==> flow/design.v <==
module c6502
(
    input               clock,
    input               ce,
    input               reset_n,
    output      [15:0]  address,
    input       [ 7:0]  in,
    output reg  [ 7:0]  out,
    output reg          we
);
assign address = cp ? ab : pc;
localparam
    LDC = 0,
    ZP  = 1,    ZPX = 2,    ZPY = 3,
    ABS = 4,    ABX = 5,    ABY = 6,    ABZ = 7,
    IX  = 8,    IX2 = 9,    IX3 = 10,
    IY  = 11,   IY2 = 12,   IY3 = 13,
    RUN = 14,   BRA = 15,
    JP1 = 16,   JP2 = 17,
    JND = 18,   TRM = 19,   POP = 20,   JSR = 21,
    RTS = 22;
localparam
    ORA = 0,    AND = 1,    EOR = 2,    ADC = 3,
    STA = 4,    LDA = 5,    CMP = 6,    SBC = 7,
    ASL = 8,    ROL = 9,    LSR = 10,   ROR = 11,
    BIT = 13,   DEC = 14,   INC = 15;
localparam
    DST_A = 0,  DST_X = 1,  DST_Y = 2,  DST_S = 3,
    SRC_D = 0,  SRC_X = 1,  SRC_Y = 2,  SRC_A = 3;
reg [ 7:0]  a, x, y, s, p;
reg         cp;
reg [ 4:0]  t;           
reg [ 2:0]  m;           
reg [15:0]  ab, pc;
reg [ 7:0]  op, w;       
reg [ 3:0]  alu;         
reg [ 1:0]  dst, src;
wire [8:0] zpx = in + x;
wire [8:0] zpy = in + y;
wire [3:0] bra = {p[1], p[0], p[6], p[7]};  
wire [7:0] sn  = s + 1;
always @(posedge clock)
if (reset_n == 1'b0) begin
    p  <= 8'b01100001;
    t  <= 1'b0;
    cp <= 1'b0;
    pc <= 16'h0000;
    a  <= 8'h80;
    x  <= 8'hFE;
    y  <= 8'hDA;
    s  <= 8'h00;
    we <= 1'b0;
end
else if (ce) begin
    we  <= 1'b0;
    case (t)
    LDC: begin
        pc  <= pc + 1;
        m   <= 0;
        op  <= in;
        dst <= DST_A;
        src <= SRC_D;
        casex (in)
        8'b010_011_00: t <= JP1;  
        8'b011_011_00: t <= JND;  
        8'b001_000_00: t <= JSR;  
        8'b011_000_00: t <= RTS;  
        8'bxxx_000_x1: t <= IX;
        8'bxxx_010_x1,
        8'b1xx_000_x0: t <= RUN;  
        8'bxxx_100_x1: t <= IY;
        8'bxxx_110_x1: t <= ABY;
        8'bxxx_001_xx: t <= ZP;
        8'bxxx_011_xx,
        8'b001_000_00: t <= ABS;
        8'b10x_101_1x: t <= ZPY;
        8'bxxx_101_xx: t <= ZPX;
        8'b10x_111_1x: t <= ABY;
        8'bxxx_111_xx: t <= ABX;
        8'bxxx_100_00: t <= BRA;
        default:       t <= RUN;
        endcase
        casex (in)
        8'bxxx_xxx_01: begin alu <= in[7:5]; end
        8'b100_xx1_x0: begin alu <= STA; end
        8'b101_xx1_x0,
        8'b101_000_x0,
        8'b101_010_00,
        8'b10x_010_10,
        8'b100_110_00: begin alu <= LDA; end
        8'b11x_000_00,
        8'b11x_xx1_00: begin alu <= CMP; end
        8'b001_0x1_00: begin alu <= BIT; end
        8'b110_xx1_10,
        8'b100_010_00,
        8'b110_010_10: begin alu <= DEC; end
        8'b111_xx1_10,
        8'b11x_010_00: begin alu <= INC; end
        8'b00x_110_00: begin p[0] <= in[5]; t <= LDC; end  
        8'b01x_110_00: begin p[2] <= in[5]; t <= LDC; end  
        8'b101_110_00: begin p[6] <= 1'b0;  t <= LDC; end  
        8'b11x_110_00: begin p[3] <= in[5]; t <= LDC; end  
        8'b0xx_010_10: begin alu <= {1'b1, in[7:5]}; src <= SRC_A; end
        8'b0xx_xx1_10: begin alu <= {1'b1, in[7:5]}; end
        8'b111_010_10: begin t <= LDC; end
        8'b100_110_10: begin t <= LDC; s <= x; end
        8'b101_110_10: begin x <= s; p[7] <= s[7]; p[1] <= s == 0; t <= LDC; end
        8'b0x0_010_00: begin
            t   <= TRM;
            we  <= 1;
            cp  <= 1;
            out <= in[6] ? a : (p | 8'h30);
            ab  <= {8'h01, s};
            s   <= s - 1;
        end
        8'b0x1_010_00: begin t <= POP; cp <= 1; ab <= {8'h01, sn}; s <= sn; end
        8'b011_000_00: begin cp <= 1; ab <= {8'h01, sn}; end
        endcase
        casex (in)
        8'h86, 8'hA6, 8'hB6, 8'h96, 8'h8E, 8'hAE,
        8'hBE, 8'hA2, 8'hCA, 8'hE8, 8'h9A,
        8'hE0, 8'b111_xx1_00:
            dst <= DST_X;
        8'hA0, 8'h84, 8'hA4, 8'h88, 8'hC8,
        8'h8C, 8'hAC, 8'h94, 8'hB4, 8'hBC,
        8'hC0, 8'b110_xx1_00:
            dst <= DST_Y;
        endcase
        case (in)
        8'hE8, 8'hCA, 8'h8A: src <= SRC_X;  
        8'h88, 8'hC8, 8'h98: src <= SRC_Y;  
        8'hA8, 8'hAA: src <= SRC_A;  
        endcase
    end
    ZP:  begin t <= RUN; ab <= in;       cp <= 1; pc <= pc + 1; end
    ZPX: begin t <= RUN; ab <= zpx[7:0]; cp <= 1; pc <= pc + 1; end
    ZPY: begin t <= RUN; ab <= zpy[7:0]; cp <= 1; pc <= pc + 1; end
    ABS: begin t <= ABZ; pc <= pc + 1; ab <= in; end
    ABX: begin t <= ABZ; pc <= pc + 1; ab <= zpx; end
    ABY: begin t <= ABZ; pc <= pc + 1; ab <= zpy; end
    ABZ: begin t <= RUN; pc <= pc + 1; ab[15:8] <= ab[15:8] + in; cp <= 1; end
    IX:  begin t <= IX2; pc <= pc + 1; cp <= 1; ab <= zpx[7:0]; end
    IY:  begin t <= IY2; pc <= pc + 1; cp <= 1; ab <= in; end
    IX2: begin t <= IX3; w  <= in; ab[7:0] <= ab[7:0] + 1; end
    IY2: begin t <= IY3; w  <= in; ab[7:0] <= ab[7:0] + 1; end
    IX3: begin t <= RUN; ab <= {in, w}; end
    IY3: begin t <= RUN; ab <= {in, w} + y; end
    BRA: begin t <= LDC; pc <= pc + 1 + ((bra[op[7:6]] == op[5]) ? {{8{in[7]}}, in[7:0]} : 0); end
    JP1: begin t <= JP2; pc <= pc + 1; w <= in; end
    JP2: begin t <= LDC; pc <= {in, w}; end
    JND: case (m)
        0: begin m <= 1;   ab[ 7:0] <= in; pc <= pc + 1; end
        1: begin m <= 2;   ab[15:8] <= in; pc <= pc + 1; cp <= 1; end
        2: begin m <= 3;   pc[ 7:0] <= in; ab[7:0] <= ab[7:0] + 1; end
        3: begin t <= LDC; pc[15:8] <= in; cp <= 0; end
    endcase
    POP: begin t <= LDC; cp <= 0; if (op[6]) begin a <= in; p[7] <= in[7]; p[1] <= in == 0; end else p <= in; end
    JSR: case (m)
        0: begin m <= 1; w  <= in; pc <= pc + 1; end
        1: begin m <= 2; we <= 1; out <= pc[15:8]; ab      <= {8'h01, s};  pc[15:8] <= in; cp <= 1;end
        2: begin m <= 3; we <= 1; out <= pc[ 7:0]; ab[7:0] <= ab[7:0] - 1; pc[7:0]  <= w;  end
        3: begin t <= LDC; cp <= 0; s <= s - 2; end
    endcase
    RTS: case (m)
        0: begin m <= 1;   pc[7:0] <= in; ab[7:0] <= ab[7:0] + 1; end
        1: begin t <= LDC; pc <= {in, pc[7:0]} + 1; s <= s + 2; cp <= 0; end
    endcase
    RUN: begin
        cp <= 0;
        t  <= LDC;
        casex (op) 8'bxxx_010_x1, 8'b1xx_000_x0: pc <= pc + 1; endcase
        casex (op)
            8'b100_xxx_01,
            8'b100_xx1_x0: begin t <= TRM; out <= R; we <= 1'b1; cp <= 1'b1; end
            8'bxxx_xxx_01,
            8'b0xx_010_10,
            8'b100_010_10,
            8'b100_110_00: begin a <= R; p <= F; end
            8'b101_xx1_00,
            8'b101_000_00,
            8'b1x0_010_00,
            8'b101_010_00: begin y <= R; p <= F; end
            8'b101_xx1_10,
            8'b101_000_10,
            8'b111_010_00,
            8'b110_010_10,
            8'b101_010_10: begin x <= R; p <= F; end
            8'b0xx_xx1_10,
            8'b11x_xx1_10: begin t <= TRM; out <= R; we <= 1'b1; cp <= 1'b1; p <= F; end
            8'b110_xxx_01,
            8'b11x_000_00,
            8'b11x_xx1_00,
            8'b001_0x1_00: begin p <= F; end
        endcase
    end
    TRM: begin cp <= 0; t <= LDC; end
    endcase
end
wire [7:0] op1 =
    dst == DST_A ? a :
    dst == DST_X ? x :
    dst == DST_Y ? y : s;
wire [7:0] op2 =
    src == SRC_A ? a :
    src == SRC_X ? x :
    src == SRC_Y ? y : in;
wire [8:0] R =
    alu == ORA ? op1 | op2 :
    alu == AND ? op1 & op2 :
    alu == EOR ? op1 ^ op2 :
    alu == ADC ? op1 + op2 + cin :
    alu == STA ? op1 :
    alu == LDA ? op2 :
    alu == CMP ? op1 - op2 :
    alu == SBC ? op1 - op2 - !cin :
    alu == ASL ? {op2[6:0], 1'b0} :
    alu == ROL ? {op2[6:0], cin} :
    alu == LSR ? {1'b0, op2[7:1]} :
    alu == ROR ? {cin, op2[7:1]} :
    alu == BIT ? op1 & op2 :
    alu == DEC ? op2 - 1 :
    alu == INC ? op2 + 1 : 0;
wire sign  =  R[7];         
wire zero  = ~|R[7:0];      
wire oadc  = (op1[7] ^ op2[7] ^ 1'b1) & (op1[7] ^ R[7]);
wire osbc  = (op1[7] ^ op2[7] ^ 1'b0) & (op1[7] ^ R[7]);
wire cin   =  p[0];
wire carry =  R[8];
wire [7:0] F =
    alu == ADC ? {sign, oadc, p[5:2], zero,  carry} :
    alu == CMP ? {sign,       p[6:2], zero, ~carry} :
    alu == SBC ? {sign, osbc, p[5:2], zero, ~carry} :
    alu == ASL || alu == ROL ? {sign, p[6:2], zero, op2[7]} :
    alu == LSR || alu == ROR ? {sign, p[6:2], zero, op2[0]} :
    alu == BIT ? {op2[7:6], p[5:2], zero, p[0]} :
                 {sign,     p[6:2], zero, p[0]};
endmodule
---- Tool chain data of c6502 ----
What the tools print for c6502, step after step.
Lines are those of the file above, counted from 1.
Operators carry their Yosys type and port widths (W data, S select, Z words).
A cell with n/a has no value.
design
  top ..................................... c6502
  clock port .............................. clock
  standard-cell library ................... sky130hd
  timing corner ........................... tt_025C_1v80

---- Word-level counts ----
Counts by Yosys on the flattened word-level netlist (proc, flatten, opt, wreduce; memories kept). Register bits leave out memories and registers merged into their read ports (data or address). Print and check cells are left out. Cells with the same type and inputs are merged into one.
operators by class
  mux-type cells .......................... 123
  $lt $le $gt $ge ......................... 0
  equal/unequal tests ..................... 171
  bitwise gates (word level) .............. 11
  add/sub/neg operators ................... 19
  shift operators ......................... 1
  div/mod/pow operators ................... 0
  reduce/logical cells .................... 81
  $mul .................................... 0
operator list
  operator                 number
  $eq A8 B8 Y1 const B     38
  $mux W8                  32
  $pmux W8 S2              12
  $mux W9                  15
  $pmux W8 S7              2
  $eq A5 B5 Y1 const B     17
  $pmux W8 S10             1
  $pmux W8 S9              1
  $pmux W8 S3              3
  $pmux W5 S12             1
  $eq A7 B7 Y1 const B     7
  $eq A6 B6 Y1 const B     8
  $pmux W5 S9              1
  $eq A5 B4 Y1 const B     8
  $reduce_and A5 Y1        8
  $ne A2 B2 Y1 const B     18
  $eq A4 B4 Y1 const B     9
  $add A16 B1 Y16 const B  2
  $eq A4 B3 Y1 const B     8
  $pmux W4 S8              1
  $mux W16                 2
  $reduce_or A2 Y1         15
  $mux W1                  29
  $add A8 B8 Y9            3
  $reduce_or A3 Y1         8
  $reduce_and A6 Y1        4
  $eq A8 B7 Y1 const B     3
  $pmux W4 S2              3
Not listed: further kinds 80, cells in them 147.
word-level totals
  register bits after elaboration ......... 112
  latch bits .............................. 0
  word width x clocked read ports ......... 0
  memory cells ............................ 0
  memory bits (writable) .................. 0
  output and inout port bits .............. 25
  ROM bits ................................ 0
  bits of input ports ..................... 11
  cells after elaboration ................. 430

---- Logic depth ----
Longest topological path by Yosys (ltp), each cell counted once; first at word level (registers and memories cut), then after technology mapping (sequential cells cut; the memories' decode and read muxes count).
logic depth
  depth in word-level cells ............... 31
  ABC_AREA ................................ 1
  gate-level depth with buffers ........... 35

---- Mapped cells and area ----
The flow's flattened synthesis, as Yosys stat reports it; memories are mapped. The netlist is that of the ABC_AREA named above (0 if unset); the other value can give another one.
Totals and module areas in this step are rounded.
mapped netlist
  cells in the netlist .................... 2158
  flip-flop cells ......................... 133
  synthesis area .......................... 13720 sq um
cell types
  cell                       number
  sky130_fd_sc_hd__dfxtp_1   89
  sky130_fd_sc_hd__nand2_1   405
  sky130_fd_sc_hd__edfxtp_1  44
  sky130_fd_sc_hd__inv_1     313
  sky130_fd_sc_hd__ha_1      85
  sky130_fd_sc_hd__o21ai_0   204
  sky130_fd_sc_hd__nor2_1    242
  sky130_fd_sc_hd__a21oi_1   172
  sky130_fd_sc_hd__nand3_1   100
  sky130_fd_sc_hd__xor2_1    37
  sky130_fd_sc_hd__nor3_1    45
  sky130_fd_sc_hd__o211ai_1  30
  sky130_fd_sc_hd__nand4_1   29
  sky130_fd_sc_hd__fa_1      9
  sky130_fd_sc_hd__clkbuf_1  46
  sky130_fd_sc_hd__o221ai_1  17
  sky130_fd_sc_hd__o22ai_1   22
  sky130_fd_sc_hd__a31oi_1   19
Not listed: further types 54, cells in them 250.

---- Worst setup path after synthesis ----
Path of least setup slack by OpenSTA after synthesis, without wires, with an ideal clock, recovery checks aside; 20% of the period is set as input and as output delay. Where synthesis merged equal registers, the netlist keeps one of their names.
timing after synthesis
  path kind ............................... input port to flip-flop
  start point ............................. input port in[0]
  end point ............................... register p[6]
  clock period ............................ 10.0 ns
  path buffers ............................ 1
  time at the first pin ................... 2.000 ns
  driving pins on the path ................ 34
  setup slack ............................. 4.980 ns
  data required time ...................... 9.885 ns
  delay of the path ....................... 3.021 ns
  arrival time ............................ 4.906 ns
  setup time .............................. 0.115 ns
  external input delay .................... 2.000 ns
  synthesis period reached ................ 5.02 ns
"delay of the path" = arrival - input delay + setup time.
"driving pins on the path": output pins that drive a net of the path, with the launching flip-flop's if there is one; two outputs of one cell count as two.
"synthesis period reached" is the clock period less the worst setup slack; recovery checks do not enter. This is arithmetic on one report: input and output delays are still those of the set period (20% each).
The rows between start and end are the longest chain of elaborated cells between them; the timing report does not say that the signal goes this way. Where chains are equally long, one stands for them.
Each line given opens the expression or statement behind the cell; cells for indexed reads and writes are added by Yosys, which also makes memories of some case tables.
At most two assigning lines are given for a register; there are more.
on the way, after synthesis
  cell sequence ........................... sky130_fd_sc_hd__buf_2 > sky130_fd_sc_hd__inv_1 > sky130_fd_sc_hd__o21ai_1 > sky130_fd_sc_hd__nand2_1 > sky130_fd_sc_hd__nand2_1 > sky130_fd_sc_hd__nand2_2 > sky130_fd_sc_hd__inv_2 > sky130_fd_sc_hd__ha_1 > sky130_fd_sc_hd__fa_1 > sky130_fd_sc_hd__nand3b_1 > sky130_fd_sc_hd__nand2_1 > sky130_fd_sc_hd__nand2_1 > sky130_fd_sc_hd__nand2_1 > sky130_fd_sc_hd__nand2_1 > sky130_fd_sc_hd__nand2_1 > sky130_fd_sc_hd__nand2_1 > sky130_fd_sc_hd__nand2_1 > sky130_fd_sc_hd__inv_2 > sky130_fd_sc_hd__nor2_1 > sky130_fd_sc_hd__nand3_1 > sky130_fd_sc_hd__nand2_1 > sky130_fd_sc_hd__nand2_1 > sky130_fd_sc_hd__nand2_1 > sky130_fd_sc_hd__nand3_1 > sky130_fd_sc_hd__nand2_1 > sky130_fd_sc_hd__nand3_2 > sky130_fd_sc_hd__nand2_2 > sky130_fd_sc_hd__nand2_2 > sky130_fd_sc_hd__nand3_1 > sky130_fd_sc_hd__nand2_1 > sky130_fd_sc_hd__nand2_1 > sky130_fd_sc_hd__nand2_1 > sky130_fd_sc_hd__nand2_1 > sky130_fd_sc_hd__nand2_1
  length of the longest elaborated chain .. 27
  elaborated cells between the ends (all ways) .. 37
  classes of those cells .................. 6 x add/sub; 2 x eq/ne; 25 x mux; 3 x logic; 1 x reduce/logical
RTL lines, path after synthesis
  element             line  RTL
  start: declaration  7     input       [ 7:0]  in,
  $mux W8             206   src == SRC_Y ? y : in;
  $mux W8             205   src == SRC_X ? x :
  $mux W8             204   src == SRC_A ? a :
  $add A8 B1 Y9       222   alu == INC ? op2 + 1 : 0;
  $mux W9             222
  $mux W9             221   alu == DEC ? op2 - 1 :
  $mux W9             220   alu == BIT ? op1 & op2 :
  (+12 left out)      n/a
  $xor A1 B1 Y1       226   wire osbc  = (op1[7] ^ op2[7] ^ 1'b0) & (op1[7] ^ R[7]);
  $and A1 B1 Y1       226
  $mux W8             232   alu == SBC ? {sign, osbc, p[5:2], zero, ~carry} :
  $mux W8             231   alu == CMP ? {sign,       p[6:2], zero, ~carry} :
  $mux W8             230   alu == ADC ? {sign, oadc, p[5:2], zero,  carry} :
  $mux W1 x2          172   casex (op)
  $pmux W1 S3         56    case (t)
  end: assignment     44    p  <= 8'b01100001;
  end: assignment     101   8'b101_110_00: begin p[6] <= 1'b0;  t <= LDC; end
  end: declaration    30    reg [ 7:0]  a, x, y, s, p;

---- Worst path after layout ----
Path of least setup slack in the final report of run A (OpenROAD, finished layout, wires in). Where an end is a register, its clock arrival counts in the times.
timing post-layout
  path kind ............................... input port to flip-flop
  start point ............................. input port in[0]
  end point ............................... register out[5]
  arrival time ............................ 5.39 ns
  path buffers ............................ 1
  clock period ............................ 7.59 ns
  time at the first pin ................... 1.52 ns
  setup time .............................. 0.28 ns
  data required time ...................... 7.76 ns
  external input delay .................... 1.52 ns
  setup slack ............................. 2.37 ns
  driving pins on the path ................ 23
The rows between start and end are the longest chain of elaborated cells between them; the timing report does not say that the signal goes this way. Where chains are equally long, one stands for them.
At most two assigning lines are given for a register; there are more.
Ways into the end's enable are left out, as the timed path ends at the data pin.
on the way, post-layout
  cell sequence ........................... sky130_fd_sc_hd__clkdlybuf4s50_1 > sky130_fd_sc_hd__inv_1 > sky130_fd_sc_hd__o21ai_1 > sky130_fd_sc_hd__nand2_1 > sky130_fd_sc_hd__nand2_1 > sky130_fd_sc_hd__nand2_2 > sky130_fd_sc_hd__inv_2 > sky130_fd_sc_hd__ha_1 > sky130_fd_sc_hd__fa_1 > sky130_fd_sc_hd__nand3b_1 > sky130_fd_sc_hd__nand2_1 > sky130_fd_sc_hd__xor2_1 > sky130_fd_sc_hd__nor2_1 > sky130_fd_sc_hd__nand2_1 > sky130_fd_sc_hd__nand2_1 > sky130_fd_sc_hd__o21ai_0 > sky130_fd_sc_hd__nand4_1 > sky130_fd_sc_hd__nand2_1 > sky130_fd_sc_hd__nand4_1 > sky130_fd_sc_hd__nand2_1 > sky130_fd_sc_hd__nand3_1 > sky130_fd_sc_hd__nand2_1 > sky130_fd_sc_hd__nand3_1
  length of the longest elaborated chain .. 22
  elaborated cells between the ends (all ways) .. 29
  classes of those cells .................. 6 x add/sub; 1 x eq/ne; 22 x mux
RTL lines, path post-layout
  element             line  RTL
  start: declaration  7     input       [ 7:0]  in,
  $mux W8             206   src == SRC_Y ? y : in;
  $mux W8             205   src == SRC_X ? x :
  $mux W8             204   src == SRC_A ? a :
  $add A8 B1 Y9       222   alu == INC ? op2 + 1 : 0;
  $mux W9             222
  $mux W9             221   alu == DEC ? op2 - 1 :
  $mux W9             220   alu == BIT ? op1 & op2 :
  (+7 left out)       n/a
  $mux W9             212   alu == STA ? op1 :
  $mux W9             211   alu == ADC ? op1 + op2 + cin :
  $mux W9             210   alu == EOR ? op1 ^ op2 :
  $mux W9             209   alu == AND ? op1 & op2 :
  $mux W9             208   alu == ORA ? op1 | op2 :
  $mux W8 x2          172   casex (op)
  $pmux W8 S3         56    case (t)
  end: assignment     112   out <= in[6] ? a : (p | 8'h30);
  end: assignment     160   1: begin m <= 2; we <= 1; out <= pc[15:8]; ab      <= {8'h01, s};  pc[15:8] <= in; cp <= 1;end
  end: declaration    8     output reg  [ 7:0]  out,

Add stored flow runs of c6502

Top module c6502; platform sky130hd; tools Yosys and OpenROAD; 4 stored runs in no particular order. Input and output delays are each 20% of the period that was set; the output load is 0.01 pF.
By "achieved period" is meant the clock period of the run minus its worst setup slack. This is arithmetic on one report: input and output delays are still those of the set period (20% each).
"time of the worst setup path" means the part of the period allowed to the worst setup path (the constraints hold back 20% at inputs and 20% at outputs) less its slack; where the path has registers, the arrival times of their clocks count too.
Results are given in rounded form.

======== run A ========
==> flow/run.sh <==
#!/bin/bash
# the make line also repeats the synthesis and layout settings of config.mk as NAME=value (left out here)
make -C /OpenROAD-flow-scripts/flow DESIGN_CONFIG=/design/flow/config.mk WORK_HOME=/design/flow/orfs CLKGATE_MAP_FILE= finish
==> flow/config.mk <==
export PLATFORM = sky130hd
export DESIGN_NAME = c6502
export DESIGN_NICKNAME = c6502
export VERILOG_FILES = /design/flow/design.v
export SDC_FILE = /design/flow/constraint.sdc
export NUM_CORES = 4
export LEC_CHECK = 0
export ABC_AREA = 1
export CAP_MARGIN = 20
export CORE_MARGIN = 7
export CORE_UTILIZATION = 25
export CTS_CLUSTER_DIAMETER = 80
export GPL_ROUTABILITY_DRIVEN = 0
export MAX_ROUTING_LAYER = met4
export PLACE_DENSITY_LB_ADDON = 0.29
export SLEW_MARGIN = 20
export TNS_END_PERCENT = 15
==> flow/constraint.sdc <==
create_clock -name core_clock -period 7.59 [get_ports {clock}]
set_input_delay 1.5180 -clock core_clock [delete_from_list [all_inputs] [get_ports {clock}]]
set_output_delay 1.5180 -clock core_clock [all_outputs]
set_load 0.01 [all_outputs]

-------- measured, run A --------
  area of the synthesized netlist ......... 13720 sq um
  die size ................................ 61650 sq um
  std-cell area (final layout) ............ 15440 sq um
  lowest setup slack ...................... 2.366 ns
  final setup TNS ......................... 0.000 ns
  lowest hold slack ....................... 0.470 ns
  achieved period ......................... 5.224 ns
  time of the worst setup path ............ 3.71 ns
  worst setup path kind ................... input port to flip-flop

======== run B ========
==> flow/run.sh <==
#!/bin/bash
# the make line also repeats the synthesis and layout settings of config.mk as NAME=value (left out here)
make -C /OpenROAD-flow-scripts/flow DESIGN_CONFIG=/design/flow/config.mk WORK_HOME=/design/flow/orfs CLKGATE_MAP_FILE= finish
==> flow/config.mk <==
export PLATFORM = sky130hd
export DESIGN_NAME = c6502
export DESIGN_NICKNAME = c6502
export VERILOG_FILES = /design/flow/design.v
export SDC_FILE = /design/flow/constraint.sdc
export NUM_CORES = 4
export LEC_CHECK = 0
export CAP_MARGIN = 20
export CELL_PAD_IN_SITES_GLOBAL_PLACEMENT = 2
export CORE_ASPECT_RATIO = 0.86
export CORE_MARGIN = 10
export CORE_UTILIZATION = 27
export CTS_CLUSTER_DIAMETER = 117
export CTS_CLUSTER_SIZE = 42
export GPL_ROUTABILITY_DRIVEN = 0
export GPL_TIMING_DRIVEN = 1
export MAX_ROUTING_LAYER = met4
export PLACE_DENSITY_LB_ADDON = 0.19
export SETUP_SLACK_MARGIN = 1.9
export SLEW_MARGIN = 25
export TNS_END_PERCENT = 75
==> flow/constraint.sdc <==
create_clock -name core_clock -period 8.02 [get_ports {clock}]
set_input_delay 1.6040 -clock core_clock [delete_from_list [all_inputs] [get_ports {clock}]]
set_output_delay 1.6040 -clock core_clock [all_outputs]
set_load 0.01 [all_outputs]

-------- measured, run B --------
  area of the synthesized netlist ......... 13760 sq um
  die size ................................ 60430 sq um
  std-cell area (final layout) ............ 15330 sq um
  lowest setup slack ...................... 2.262 ns
  final setup TNS ......................... 0.000 ns
  lowest hold slack ....................... 0.470 ns
  achieved period ......................... 5.758 ns
  time of the worst setup path ............ 4.15 ns
  worst setup path kind ................... input port to flip-flop

======== run C ========
==> flow/run.sh <==
#!/bin/bash
# the make line also repeats the synthesis and layout settings of config.mk as NAME=value (left out here)
make -C /OpenROAD-flow-scripts/flow DESIGN_CONFIG=/design/flow/config.mk WORK_HOME=/design/flow/orfs CLKGATE_MAP_FILE= finish
==> flow/config.mk <==
export PLATFORM = sky130hd
export DESIGN_NAME = c6502
export DESIGN_NICKNAME = c6502
export VERILOG_FILES = /design/flow/design.v
export SDC_FILE = /design/flow/constraint.sdc
export NUM_CORES = 4
export LEC_CHECK = 0
export ABC_AREA = 1
export CAP_MARGIN = 0
export CELL_PAD_IN_SITES_GLOBAL_PLACEMENT = 2
export CORE_ASPECT_RATIO = 0.86
export CORE_MARGIN = 10
export CORE_UTILIZATION = 27
export CTS_CLUSTER_DIAMETER = 117
export CTS_CLUSTER_SIZE = 42
export GPL_ROUTABILITY_DRIVEN = 0
export GPL_TIMING_DRIVEN = 1
export HOLD_SLACK_MARGIN = 0.01
export MAX_ROUTING_LAYER = met4
export PLACE_DENSITY_LB_ADDON = 0.19
export SETUP_SLACK_MARGIN = 1.9
export SLEW_MARGIN = 25
export TNS_END_PERCENT = 75
==> flow/constraint.sdc <==
create_clock -name core_clock -period 8.02 [get_ports {clock}]
set_input_delay 1.6040 -clock core_clock [delete_from_list [all_inputs] [get_ports {clock}]]
set_output_delay 1.6040 -clock core_clock [all_outputs]
set_load 0.01 [all_outputs]

-------- measured, run C --------
  area of the synthesized netlist ......... 13720 sq um
  die size ................................ 60270 sq um
  std-cell area (final layout) ............ 15490 sq um
  lowest setup slack ...................... 2.560 ns
  final setup TNS ......................... 0.000 ns
  lowest hold slack ....................... 0.509 ns
  achieved period ......................... 5.460 ns
  time of the worst setup path ............ 3.86 ns
  worst setup path kind ................... input port to flip-flop

======== run D ========
==> flow/run.sh <==
#!/bin/bash
# the make line also repeats the synthesis and layout settings of config.mk as NAME=value (left out here)
make -C /OpenROAD-flow-scripts/flow DESIGN_CONFIG=/design/flow/config.mk WORK_HOME=/design/flow/orfs CLKGATE_MAP_FILE= finish
==> flow/config.mk <==
export PLATFORM = sky130hd
export DESIGN_NAME = c6502
export DESIGN_NICKNAME = c6502
export VERILOG_FILES = /design/flow/design.v
export SDC_FILE = /design/flow/constraint.sdc
export NUM_CORES = 4
export LEC_CHECK = 0
export CAP_MARGIN = 35
export CORE_MARGIN = 5
export CORE_UTILIZATION = 40
export SLEW_MARGIN = 20
==> flow/constraint.sdc <==
create_clock -name core_clock -period 10.0 [get_ports {clock}]
set_input_delay 2.0000 -clock core_clock [delete_from_list [all_inputs] [get_ports {clock}]]
set_output_delay 2.0000 -clock core_clock [all_outputs]
set_load 0.01 [all_outputs]

-------- measured, run D --------
  area of the synthesized netlist ......... 13760 sq um
  die size ................................ 38210 sq um
  std-cell area (final layout) ............ 15070 sq um
  lowest setup slack ...................... 2.861 ns
  final setup TNS ......................... 0.000 ns
  lowest hold slack ....................... 0.461 ns
  achieved period ......................... 7.139 ns
  time of the worst setup path ............ 5.14 ns
  worst setup path kind ................... input port to flip-flop
